==> flow/design.v <==
module s_axi_reg #(
    parameter DATA_WIDTH = 32,
    parameter ADDR_WIDTH = 32,
    parameter BRAM_QUANTITY = 6,
    parameter INTERNAL_ADDR_RANGE = 128,
    parameter ADDR_QUANTITY = 4
) (
    output logic [DATA_WIDTH * BRAM_QUANTITY - 1:0] m_bram_o,
    input                           clk,
    input                           areset,
    input  logic [ADDR_WIDTH - 1:0] awaddr_i,
    input  logic                    awvalid_i,
    output logic                    awready_o,
    input  logic [DATA_WIDTH - 1:0] wdata_i,
    input  logic [             3:0] wstrb_i,
    input  logic                    wvalid_i,
    output logic                    wready_o,
    input  logic [ADDR_WIDTH - 1:0] araddr_i,
    input  logic                    arvalid_i,
    output logic                    arready_o,
    output logic [DATA_WIDTH - 1:0] rdata_o,
    output logic                    rvalid_o,
    input  logic                    rready_i,
    output logic [             1:0] bresp_o,
    output logic                    bvalid_o,
    input  logic                    bready_i,
    input  logic [2:0] master_status_i,
    output logic       status_read_o,
    output logic       master_start_o
);
  logic [DATA_WIDTH - 1:0] BRAM[0 : BRAM_QUANTITY - 1];
  generate
    for (genvar j = 0; j < BRAM_QUANTITY; j++) begin : g_bram_o
      assign m_bram_o[j*DATA_WIDTH +: DATA_WIDTH] = BRAM[j];
    end
  endgenerate
  logic [ADDR_WIDTH - 1:0] write_addr;
  logic [ADDR_WIDTH - 1:0] read_addr;
  logic [DATA_WIDTH - 1:0] wdata_ff;
  logic [DATA_WIDTH - 1:0] rdata_ff;
  logic [             3:0] wstrb_ff;
  logic                    has_addr;
  logic                    has_data;
  logic                    awrite_handshake;
  logic                    write_handshake;
  logic                    resp_handshake;
  logic                    aread_handshake;
  logic                    read_handshake;
  logic                    awcorrect;
  logic                    can_write;
  logic [ADDR_WIDTH - 1:0] write_addr_index;
  assign awrite_handshake = awvalid_i && awready_o;
  assign aread_handshake = arvalid_i && arready_o;
  assign write_handshake = wvalid_i && wready_o;
  assign read_handshake = rvalid_o && rready_i;
  assign awcorrect = write_addr < BRAM_QUANTITY - 1;
  assign write_addr_index = write_addr;
  assign can_write = has_addr && has_data && awcorrect;
  assign rdata_o = rdata_ff;
  always_ff @(posedge clk or negedge areset) begin
    if (~areset) begin
      master_start_o <= '0;
    end else begin
      if (resp_handshake && write_addr == 0 && wdata_ff == 1) begin
        master_start_o <= 1;
      end
      if (master_start_o == 1) begin
        master_start_o <= 0;
      end
    end
  end
  always_ff @(posedge clk or negedge areset) begin
    if (~areset) begin
      awready_o <= 1;
    end else begin
      if (awrite_handshake) begin
        awready_o <= 0;
      end
      if (resp_handshake) begin
        awready_o <= 1;
      end
    end
  end
  always_ff @(posedge clk or negedge areset) begin
    if (~areset) begin
      arready_o <= 1;
    end else begin
      if (aread_handshake) begin
        arready_o <= 0;
      end
      if (read_handshake) begin
        arready_o <= 1;
      end
    end
  end
  always_ff @(posedge clk or negedge areset) begin
    if (~areset) begin
      write_addr <= 0;
    end else begin
      if(awrite_handshake) begin
        write_addr <= (awaddr_i[ADDR_QUANTITY * 4:0] >> 2);
      end
    end
  end
  assign read_addr = (araddr_i[ADDR_QUANTITY * 4:0] >> 2);
  always_ff @(posedge clk or negedge areset) begin
    if (~areset) begin
      wready_o <= 1;
    end else begin
      if (write_handshake) begin
        wready_o <= 0;
      end
      if (resp_handshake) begin
        wready_o <= 1;
      end
    end
  end
  always_ff @(posedge clk or negedge areset) begin
    if (~areset) begin
      rvalid_o <= 0;
    end else begin
      if (aread_handshake) begin
        rvalid_o <= 1;
      end
      if (read_handshake) begin
        rvalid_o <= 0;
      end
    end
  end
  always_ff @(posedge clk or negedge areset) begin
    if (~areset) begin
      wdata_ff <= 0;
      wstrb_ff <= 0;
    end else begin
      if (write_handshake) begin
        wdata_ff <= wdata_i;
        wstrb_ff <= wstrb_i;
      end
    end
  end
  generate
    for (genvar i = 0; i < BRAM_QUANTITY; i++) begin : g_bram
      always_ff @(posedge clk or negedge areset) begin
        if (~areset) begin
          BRAM[i] <= 0;
        end else begin
          if (can_write && write_addr_index == i) begin
            if (wstrb_ff[0] == 1) BRAM[i][7:0] <= wdata_ff[7:0];
            if (wstrb_ff[1] == 1) BRAM[i][(8*1)+7:(8*1)] <= wdata_ff[(8*1)+7:(8*1)];
            if (wstrb_ff[2] == 1) BRAM[i][(8*2)+7:(8*2)] <= wdata_ff[(8*2)+7:(8*2)];
            if (wstrb_ff[3] == 1) BRAM[i][(8*3)+7:(8*3)] <= wdata_ff[(8*3)+7:(8*3)];
          end
        end
      end
    end
  endgenerate
  always_ff @(posedge clk or negedge areset) begin
    if (~areset) begin
      rdata_ff <= 0;
    end else begin
      if (aread_handshake) begin
        rdata_ff <= read_addr < BRAM_QUANTITY - 1 ? BRAM[read_addr[2:0]] : DATA_WIDTH'(master_status_i);
      end
    end
  end
  assign status_read_o = aread_handshake && read_addr >= BRAM_QUANTITY - 1 ? 1 : 0;
  assign resp_handshake = bvalid_o && bready_i;
  always_ff @(posedge clk or negedge areset) begin
    if (~areset) begin
      bvalid_o <= 0;
    end else begin
      if (has_addr && has_data) begin
        bvalid_o <= 1;
      end
      if (resp_handshake) begin
        bvalid_o <= 0;
      end
    end
  end
  always_ff @(posedge clk or negedge areset) begin
    if (~areset) begin
      bresp_o <= 0;
    end else begin
      if (has_addr) begin
        bresp_o <= awcorrect ? 0 : 2;
      end
      if (resp_handshake) begin
        bresp_o <= 0;
      end
    end
  end
  always_ff @(posedge clk or negedge areset) begin
    if (~areset) begin
      has_addr <= 0;
    end else begin
      if (awrite_handshake) begin
        has_addr <= 1;
      end
      if (resp_handshake) begin
        has_addr <= 0;
      end
    end
  end
  always_ff @(posedge clk or negedge areset) begin
    if (~areset) begin
      has_data <= 0;
    end else begin
      if (write_handshake) begin
        has_data <= 1;
      end
      if (resp_handshake) begin
        has_data <= 0;
      end
    end
  end
endmodule
module m_axi_reg #(
    parameter DATA_WIDTH = 32,
    parameter ADDR_WIDTH = 32,
    parameter BRAM_QUANTITY = 6,
    parameter AWSIZE = (DATA_WIDTH >> 3)
) (
    input                           clk,
    input                           areset,
    input  logic [DATA_WIDTH * BRAM_QUANTITY - 1:0] bram_i,
    output logic [             3:0] awid_o,
    output logic [             7:0] awlen_o,
    output logic [             2:0] awsize_o,
    output logic [             1:0] awburst_o,
    output logic [ADDR_WIDTH - 1:0] awaddr_o,
    output logic                    awvalid_o,
    input  logic                    awready_i,
    output logic [             3:0] wid_o,
    output logic [DATA_WIDTH - 1:0] wdata_o,
    output logic [             3:0] wstrb_o,
    output logic                    wlast_o,
    output logic                    wvalid_o,
    input  logic                    wready_i,
    input  logic [             3:0] bid_i,
    input  logic [             1:0] bresp_i,
    input  logic                    bvalid_i,
    output logic                    bready_o,
    output logic [             2:0] master_status_o,
    input  logic                    status_read_i,
    input  logic                    master_start_i
);
  logic [DATA_WIDTH - 1:0]             current_burst_cnt;
  logic [DATA_WIDTH - 1:0]             burst_len;
  logic [             3:0] awid_ff;
  localparam ENABLED = 0, ADDR_W_0 = 1, ADDR_W_1 = 2, LENGTH = 3, INCR_STEP = 4, BTYPE = 5, STATUS = 6;
  logic [DATA_WIDTH - 1:0] BRAM [0 : BRAM_QUANTITY - 1];
  generate
    for (genvar j = 0; j < BRAM_QUANTITY; j++) begin : g_bram_i
      assign BRAM[j] = bram_i[j*DATA_WIDTH +: DATA_WIDTH];
    end
  endgenerate
  logic                     awrite_handshake;
  logic                     write_handshake;
  logic                     response_handshake;
  logic                     is_last_burst;
  logic [DATA_WIDTH - 1:0]  counter_ff;
  logic                     start_transaction;
  logic                     making_transaction;
  logic                     burst_processing;
  logic                     finished_transaction;
  logic                     enabled_last;
  assign awrite_handshake = awvalid_o && awready_i;
  assign write_handshake = wvalid_o && wready_i;
  assign response_handshake = bvalid_i && bready_o;
  assign is_last_burst = current_burst_cnt + 1 >= burst_len;
  assign awid_o = awid_ff;
  assign wid_o = awid_ff;
  always_ff @(posedge clk or negedge areset) begin
    if (~areset) begin
      master_status_o <= '0;
    end else begin
      if(status_read_i) begin
        master_status_o <= '0;
      end
      if(response_handshake) begin
        master_status_o <= { 1'b1, bresp_i };
      end
    end
  end
  always_ff @(posedge clk or negedge areset) begin
    if (~areset) begin
      awid_ff <= '0;
    end else begin
      if(finished_transaction) begin
        awid_ff <= awid_ff + 1;
      end
    end
  end
  assign start_transaction = master_start_i;
  always_ff @(posedge clk or negedge areset) begin
    if (~areset) begin
      making_transaction <= '0;
    end else begin
      if(start_transaction) begin
        making_transaction <= 1;
      end
      if(response_handshake) begin
        making_transaction <= 0;
      end
    end
  end
  always_ff @(posedge clk or negedge areset) begin
    if (~areset) begin
      finished_transaction <= '0;
    end else begin
      if(finished_transaction) begin
        finished_transaction <= 0;
      end
      if(response_handshake) begin
        finished_transaction <= 1;
      end
    end
  end
  always_ff @(posedge clk or negedge areset) begin
    if (~areset) begin
      burst_processing <= 0;
    end else begin
      if(awrite_handshake) begin
        burst_processing <= 1;
      end
      if(wlast_o && write_handshake) begin
        burst_processing <= 0;
      end
    end
  end
  always_ff @(posedge clk or negedge areset) begin
    if (~areset) begin
      awvalid_o <= '0;
    end else begin
      if(start_transaction && !making_transaction) begin
        awvalid_o <= 1;
      end
      if(awrite_handshake) begin
        awvalid_o <= 0;
      end
    end
  end
  assign awaddr_o = ADDR_WIDTH'({ BRAM[ADDR_W_1], BRAM[ADDR_W_0] });
  always_ff @(posedge clk or negedge areset) begin
    if (~areset) begin
      wvalid_o <= '0;
    end else begin
      if(burst_processing && !wvalid_o) 
        wvalid_o <= 1;
      if(write_handshake) 
        wvalid_o <= 0;
    end
  end
  always_ff @(posedge clk or negedge areset) begin
    if (~areset) begin
      wdata_o <= '0;
      wstrb_o <= '1;
    end else begin
      if(awrite_handshake) begin
        wdata_o <= counter_ff;
      end
      if(burst_processing && write_handshake) begin
        wdata_o <= counter_ff + BRAM[INCR_STEP];
      end
    end
  end
  always_ff @(posedge clk or negedge areset) begin
    if (~areset) begin
      bready_o <= '0;
    end else begin
      if(awrite_handshake) begin
        bready_o <= 1;
      end
      if(response_handshake) begin
        bready_o <= 0;
      end
    end
  end
  always_ff @(posedge clk or negedge areset) begin
    if (~areset) begin
      awburst_o <= 0;
      awsize_o <= 'b010;
    end else begin
      if(start_transaction)
      begin
        awburst_o <= 2'b01;
        awsize_o <= 3'b010;
      end
    end
  end
  always_ff @(posedge clk or negedge areset) begin
    if (~areset) begin
      awlen_o <= 0;
    end else begin
      if(start_transaction) begin
        awlen_o <= 8'((BRAM[LENGTH] / AWSIZE) - 1);
      end
    end
  end
  assign wlast_o = is_last_burst;
  assign burst_len = DATA_WIDTH'(awlen_o) + 1;
  always_ff @(posedge clk or negedge areset) begin
    if (~areset) begin
      current_burst_cnt <= 0;
    end else begin
      if(start_transaction && !making_transaction) begin
        current_burst_cnt <= 0;
      end
      if(burst_processing && write_handshake) begin
        if(is_last_burst) 
          current_burst_cnt <= 0;
        else 
          current_burst_cnt <= current_burst_cnt + 1;
      end
    end
  end
  always_ff @(posedge clk or negedge areset) begin
    if (~areset) begin
      counter_ff <= '0;
    end else begin
      if(burst_processing && write_handshake) begin
        counter_ff <= counter_ff + BRAM[INCR_STEP];
      end
      if(finished_transaction) begin
        counter_ff <= '0;
      end
    end
  end
endmodule
module master_top#(
    parameter DATA_WIDTH = 32,
    parameter ADDR_WIDTH = 32,
    parameter BRAM_QUANTITY = 6,
    parameter INTERNAL_ADDR_RANGE = 128
)(
    input                           clk,
    input                           areset,
    input  logic [             3:0] awid_i,
    input  logic [ADDR_WIDTH - 1:0] awaddr_i,
    input  logic                    awvalid_i,
    output logic                    awready_o,
    input  logic [             3:0] wid_i,
    input  logic [DATA_WIDTH - 1:0] wdata_i,
    input  logic [             3:0] wstrb_i,
    input  logic                    wlast_i,
    input  logic                    wvalid_i,
    output logic                    wready_o,
    input  logic [             3:0] arid_i,
    input  logic [ADDR_WIDTH - 1:0] araddr_i,
    input  logic                    arvalid_i,
    output logic                    arready_o,
    output logic [             3:0] rid_o,
    output logic [DATA_WIDTH - 1:0] rdata_o,
    output logic                    rlast_o,
    output logic                    rvalid_o,
    input  logic                    rready_i,
    output logic [             3:0] bid_o,
    output logic [             1:0] bresp_o,
    output logic                    bvalid_o,
    input  logic                    bready_i,
    output logic [             3:0] m_awid_o,
    output logic [             7:0] m_awlen_o,
    output logic [             2:0] m_awsize_o,
    output logic [             1:0] m_awburst_o,
    output logic [ADDR_WIDTH - 1:0] m_awaddr_o,
    output logic                    m_awvalid_o,
    input  logic                    m_awready_i,
    output logic [             3:0] m_wid_o,
    output logic [DATA_WIDTH - 1:0] m_wdata_o,
    output logic [             3:0] m_wstrb_o,
    output logic                    m_wlast_o,
    output logic                    m_wvalid_o,
    input  logic                    m_wready_i,
    input  logic [             3:0] m_bid_i,
    input  logic [             1:0] m_bresp_i,
    input  logic                    m_bvalid_i,
    output logic                    m_bready_o
);
wire [DATA_WIDTH * BRAM_QUANTITY - 1:0] m_bram;
assign rid_o   = 4'd0;
assign bid_o   = 4'd0;
assign rlast_o = 1'b1;
wire [             2:0] master_status;
wire                    master_start;
wire                    status_read;
s_axi_reg #(
    .DATA_WIDTH (DATA_WIDTH),
    .ADDR_WIDTH (ADDR_WIDTH),
    .BRAM_QUANTITY (BRAM_QUANTITY),
    .INTERNAL_ADDR_RANGE (INTERNAL_ADDR_RANGE)
) axi_slave_0
(
    .clk            (clk),
    .areset         (areset),
    .m_bram_o       (m_bram),
    .awaddr_i       (awaddr_i),
    .awvalid_i      (awvalid_i),
    .awready_o      (awready_o),
    .wdata_i        (wdata_i),
    .wstrb_i        (wstrb_i),
    .wvalid_i       (wvalid_i),
    .wready_o       (wready_o),
    .bresp_o        (bresp_o),
    .bvalid_o       (bvalid_o),
    .araddr_i       (araddr_i),
    .arvalid_i      (arvalid_i),
    .rready_i       (rready_i),
    .bready_i       (bready_i),
    .arready_o      (arready_o),
    .rvalid_o       (rvalid_o),
    .rdata_o        (rdata_o),
    .master_status_i(master_status),
    .status_read_o  (status_read),
    .master_start_o (master_start)
);
m_axi_reg #(
    .DATA_WIDTH (DATA_WIDTH),
    .ADDR_WIDTH (ADDR_WIDTH),
    .BRAM_QUANTITY (BRAM_QUANTITY)
) axi_master_0
(
    .clk            (clk),
    .areset         (areset),
    .bram_i         (m_bram),
    .awid_o         (m_awid_o),
    .awlen_o        (m_awlen_o),
    .awsize_o       (m_awsize_o),
    .awburst_o      (m_awburst_o),
    .awaddr_o       (m_awaddr_o),
    .awvalid_o      (m_awvalid_o),
    .awready_i      (m_awready_i),
    .wid_o          (m_wid_o),
    .wdata_o        (m_wdata_o),
    .wstrb_o        (m_wstrb_o),
    .wlast_o        (m_wlast_o),
    .wvalid_o       (m_wvalid_o),
    .wready_i       (m_wready_i),
    .bid_i          (m_bid_i),
    .bresp_i        (m_bresp_i),
    .bvalid_i       (m_bvalid_i),
    .bready_o       (m_bready_o),
    .master_status_o(master_status),
    .status_read_i  (status_read),
    .master_start_i (master_start)
);
endmodule
From RTL to reports: master_top
Tool output for the design above, in the order of the flow. Line numbers count from 1 in the design file above. Library cell names are shortened. A cell with -- has no value.

Top: master_top. Clock: clk. Cell library: sky130hd. Corner: tt_025C_1v80.

Word level
Source: Yosys, flattened and elaborated. Widths are those after wreduce. Registers that Yosys merges into a memory's read port (data or address) are not register bits. Print and check cells do not count. Equal cells are merged and count once.

Elaborated cells: 176. For register bits after elaboration the number is 403. For output and inout port bits the number is 141. The figure for input port bits is 129.

For reduce/logical cells the number is 65. The entry for eq/ne operators reads 11. The figure for multiplexer cells is 41. Under order comparisons stands 4. For $add $sub $neg the number is 5.

Operators by type and width (number): 32-bit two-way mux (8); 32-bit case mux with 6-bit select (1); 2-bit AND reduction (24); 32-bit by 1-bit adder with 32-bit output with constant B (1); 32-bit by 1-bit == test with 1-bit output with constant B (1); 32-bit adder (1); 32-bit by 9-bit >= comparator with 1-bit output (1); 32-bit zero test (1); 15-bit by 2-bit == test with 1-bit output with constant B (2); 15-bit by 3-bit < comparator with 1-bit output with constant B (2); 15-bit by 3-bit == test with 1-bit output with constant B (2); 2-bit nonzero test (14); 1-bit two-way mux (27); 1-bit logical AND (23); 15-bit by 1-bit == test with 1-bit output with constant B (1); 15-bit by 3-bit >= comparator with 1-bit output with constant B (1); 8-bit by 1-bit adder with 9-bit output with constant B (1); 8-bit by 1-bit subtractor with 8-bit output with constant B (1); 3-bit by 2-bit == test with 1-bit output with constant B (2); 3-bit == test with constant B (2); 3-bit two-way mux (2); 2-bit two-way mux (3); 4-bit by 1-bit adder with 4-bit output with constant B (1); 3-bit by 1-bit == test with 1-bit output with constant B (1); 3-bit zero test (1); 1-bit zero test (2).

Longest topological paths
Yosys ltp: most cells in a row. Word level: on the elaborated netlist, between registers, memories and ports. Mapped: between sequential cells and ports; inverters and the memories' decode and read muxes count.

The figure for depth in word-level cells is 5. The figure for ABC_AREA is 0. For gate-level depth with buffers the number is 13. The figure for depth with buffers taken out is 12.

Netlist
Source: synth_stat.txt of the flow (Yosys; design flattened, memories mapped). It holds for the ABC_AREA given above (unset counts as 0); a run with the other value may have another netlist. The area totals of this step are shown rounded.

Cells by type: dfrtp_1 (number 399, total area 9.98E+03 µm²); mux2_2 (number 216, total area 2.43E+03 µm²); a21oi_1 (number 130, total area 650.624 µm²); mux2i_1 (number 64, total area 640.614 µm²); nand2_1 (number 159, total area 596.822 µm²); ha_1 (number 44, total area 550.528 µm²); o21ai_0 (number 94, total area 470.451 µm²); clkbuf_1 (number 101, total area 379.114 µm²); nor2_1 (number 83, total area 311.549 µm²); xnor2_1 (number 33, total area 289.027 µm²); and3_1 (number 34, total area 212.704 µm²); xor2_1 (number 23, total area 201.443 µm²); a22o_1 (number 22, total area 192.685 µm²); buf_4 (number 23, total area 172.666 µm²); a211oi_1 (number 21, total area 157.651 µm²); o221ai_1 (number 18, total area 157.651 µm²); a21o_1 (number 19, total area 142.637 µm²); o31ai_1 (number 19, total area 142.637 µm²).

Not listed: further types 57, cells in them 241.

The entry for mapped cells reads 1743. The figure for cell area after synthesis is 0.01931 mm². Area of sequential cells: 0.01006 mm². For flip-flops the number is 402. Under buffer cells stands 132.

The figures by module come from a second, unflattened synthesis with its own total; it is not the netlist above.

For cells (unflattened synthesis) the number is 1782. Under area total of the unflattened synthesis stands 0.02002 mm².

Rows give one instance, submodules left out.

By module: s_axi_reg (area 0.01243 mm², times used 1, sequential area 0.007111 mm², cells 943); m_axi_reg (area 0.007521 mm², times used 1, sequential area 0.002953 mm², cells 828); master_top (area 0.0000751 mm², times used 1, sequential area 0 mm², cells 11).

Worst setup path after synthesis
Source: OpenSTA report_checks on the synthesized netlist (no wires, ideal clock, input and output delay 20% of the period each), path of least setup slack; recovery checks are left aside. Register names are those of the netlist, which keeps one name where synthesis merged equal registers.

Path type: register -> output. Start point: register axi_master_0.current_burst_cnt[2]. End point: output m_wlast_o. The entry for slack reads 3728 ps. For output delay the number is 1600 ps. The entry for buffers on the path reads 1. Stages: 13. Required time: 6400 ps. The figure for arrival time is 2672 ps. For period the number is 8000 ps. For delay of the path the number is 2672 ps. The figure for time at the first pin is 0 ps. The figure for synthesis period reached is 4272 ps.

"delay of the path" is the arrival time less input delay plus setup time. At an output port there is no setup time. "stages" counts driving pins, that of a launching flip-flop among them; a cell with two outputs on the path counts twice. "synthesis period reached" is the clock period less the worst setup slack; recovery checks do not enter. This is arithmetic on one report: input and output delays are still those of the set period (20% each). The rows between start and end are the longest chain of elaborated cells between them; the timing report does not say that the signal goes this way. Where chains are equally long, one stands for them. A line is the first line of the expression or statement that the cell stems from. Yosys adds cells for indexed reads and writes and turns some case tables into memories. A register here has more assigning lines than the two given.

Path through: dfrtp_1 and3_2 and3_1 clkbuf_1 nand2_1 xnor2_1 ha_1 a21o_1 a21oi_1 o2111ai_1 nor4_1 o211ai_1 or3_1. Under cells in the longest elaborated chain stands 2. Elaborated cells between the ends (all ways): 2. Those cells by class: add/sub: 1; compare: 1.

RTL lines, path after synthesis: start: declaration (RTL line 247) `logic [DATA_WIDTH - 1:0]             current_burst_cnt;`; start: assignment (RTL line 404) `current_burst_cnt <= 0;`; start: assignment (RTL line 413) `current_burst_cnt <= current_burst_cnt + 1;`; 32-bit by 1-bit adder with 32-bit output (RTL line 270) `assign is_last_burst = current_burst_cnt + 1 >= burst_len;`; 32-bit by 9-bit >= comparator with 1-bit output (RTL line 270); end: declaration (RTL line 471) `output logic                    m_wlast_o,`.

Path in the finished layout
From the final timing report of run 1: the path of least setup slack in the routed layout; clock arrival at registers is part of the times. The path's times are printed in steps of 10 ps; the period is the one set.

Path type: register -> output. Start point: register axi_master_0.current_burst_cnt[2]. End point: output m_wlast_o. The figure for time at the first pin is 580 ps. Stages: 13. For period the number is 5860 ps. Required time: 4690 ps. The entry for buffers on the path reads 1. The entry for slack reads 500 ps. The figure for arrival time is 4190 ps. For output delay the number is 1170 ps.

The rows between start and end are the longest chain of elaborated cells between them; the timing report does not say that the signal goes this way. Where chains are equally long, one stands for them. A register here has more assigning lines than the two given.

Path through: dfrtp_1 and3_2 and3_1 nand2_1 xnor2_1 ha_1 a21o_1 a21oi_1 o2111ai_1 nor4_1 o211ai_1 or3_1 clkdlybuf4s50_1. Under cells in the longest elaborated chain stands 2. Elaborated cells between the ends (all ways): 2. Those cells by class: add/sub: 1; compare: 1.

RTL lines, path post-layout: start: declaration (RTL line 247) `logic [DATA_WIDTH - 1:0]             current_burst_cnt;`; start: assignment (RTL line 404) `current_burst_cnt <= 0;`; start: assignment (RTL line 413) `current_burst_cnt <= current_burst_cnt + 1;`; 32-bit by 1-bit adder with 32-bit output (RTL line 270) `assign is_last_burst = current_burst_cnt + 1 >= burst_len;`; 32-bit by 9-bit >= comparator with 1-bit output (RTL line 270); end: declaration (RTL line 471) `output logic                    m_wlast_o,`.

Data sheet: physical implementation of master_top

Design master_top on sky130hd. What follows are 2 stored runs of the flow, each under its own settings; their order means nothing. The constraints put input and output delay at 20% of the set period each and load the outputs with 0.01 pF. "period achieved" = clock period - worst setup slack. The figure is calculated, with input and output delays left at 20% of the set period. "time used up by the worst setup path" is the time allowed to the run's worst setup path (the clock period less input and output delay, where it has them) less its slack. Clock arrival times count: a late capture clock shortens it, a late launch clock lengthens it. "total power after layout": no workload was simulated; the value follows from the tool's default switching activity. "time used up by the worst setup path" is known to 10 ps. Measured values are rounded.

Files of run 1:
==> flow/run.sh <==
#!/bin/bash
# the make line also repeats the synthesis and layout settings of config.mk as NAME=value (left out here)
make -C /OpenROAD-flow-scripts/flow DESIGN_CONFIG=/design/flow/config.mk WORK_HOME=/design/flow/orfs CLKGATE_MAP_FILE= finish
==> flow/config.mk <==
export PLATFORM = sky130hd
export DESIGN_NAME = master_top
export DESIGN_NICKNAME = master_top
export VERILOG_FILES = /design/flow/design.v
export SDC_FILE = /design/flow/constraint.sdc
export NUM_CORES = 4
export LEC_CHECK = 0
export CAP_MARGIN = 20
export CORE_MARGIN = 2
export CORE_UTILIZATION = 40
export PLACE_DENSITY = 0.6
export SLEW_MARGIN = 20
==> flow/constraint.sdc <==
create_clock -name core_clock -period 5.86 [get_ports {clk}]
set_input_delay 1.1720 -clock core_clock [delete_from_list [all_inputs] [get_ports {clk}]]
set_output_delay 1.1720 -clock core_clock [all_outputs]
set_load 0.01 [all_outputs]

Results of run 1. The post-route setup TNS reads 0 ps. The total power after layout stands at 7.292 mW. The time used up by the worst setup path comes to 4190 ps. Critical path type: register -> output. The smallest setup slack comes to 501 ps. The utilization in the final report is 48.7 %. The post-synthesis cell area is 0.01931 mm². The measured period achieved is 5359 ps. The standard-cell area of the final layout is 0.02325 mm². The die footprint is 0.05006 mm². The smallest hold slack reads 375 ps.

Files of run 2:
==> flow/run.sh <==
#!/bin/bash
# the make line also repeats the synthesis and layout settings of config.mk as NAME=value (left out here)
make -C /OpenROAD-flow-scripts/flow DESIGN_CONFIG=/design/flow/config.mk WORK_HOME=/design/flow/orfs CLKGATE_MAP_FILE= finish
==> flow/config.mk <==
export PLATFORM = sky130hd
export DESIGN_NAME = master_top
export DESIGN_NICKNAME = master_top
export VERILOG_FILES = /design/flow/design.v
export SDC_FILE = /design/flow/constraint.sdc
export NUM_CORES = 4
export LEC_CHECK = 0
export ABC_AREA = 0
export CAP_MARGIN = 20
export CELL_PAD_IN_SITES_DETAIL_PLACEMENT = 1
export CELL_PAD_IN_SITES_GLOBAL_PLACEMENT = 3
export CORE_ASPECT_RATIO = 0.89
export CORE_MARGIN = 7
export CORE_UTILIZATION = 40
export GPL_ROUTABILITY_DRIVEN = 1
export PLACE_DENSITY = 0.46
export SLEW_MARGIN = 20
export TNS_END_PERCENT = 65
==> flow/constraint.sdc <==
create_clock -name core_clock -period 8.0 [get_ports {clk}]
set_input_delay 1.6000 -clock core_clock [delete_from_list [all_inputs] [get_ports {clk}]]
set_output_delay 1.6000 -clock core_clock [all_outputs]
set_load 0.01 [all_outputs]

Results of run 2. The smallest hold slack reads 376 ps. The smallest setup slack comes to 2170 ps. The time used up by the worst setup path comes to 4230 ps. Critical path type: register -> output. The utilization in the final report is 48.6 %. The post-route setup TNS reads 0 ps. The standard-cell area of the final layout is 0.02304 mm². The total power after layout stands at 5.162 mW. The post-synthesis cell area is 0.01931 mm². The die footprint is 0.05464 mm². The measured period achieved is 5830 ps.
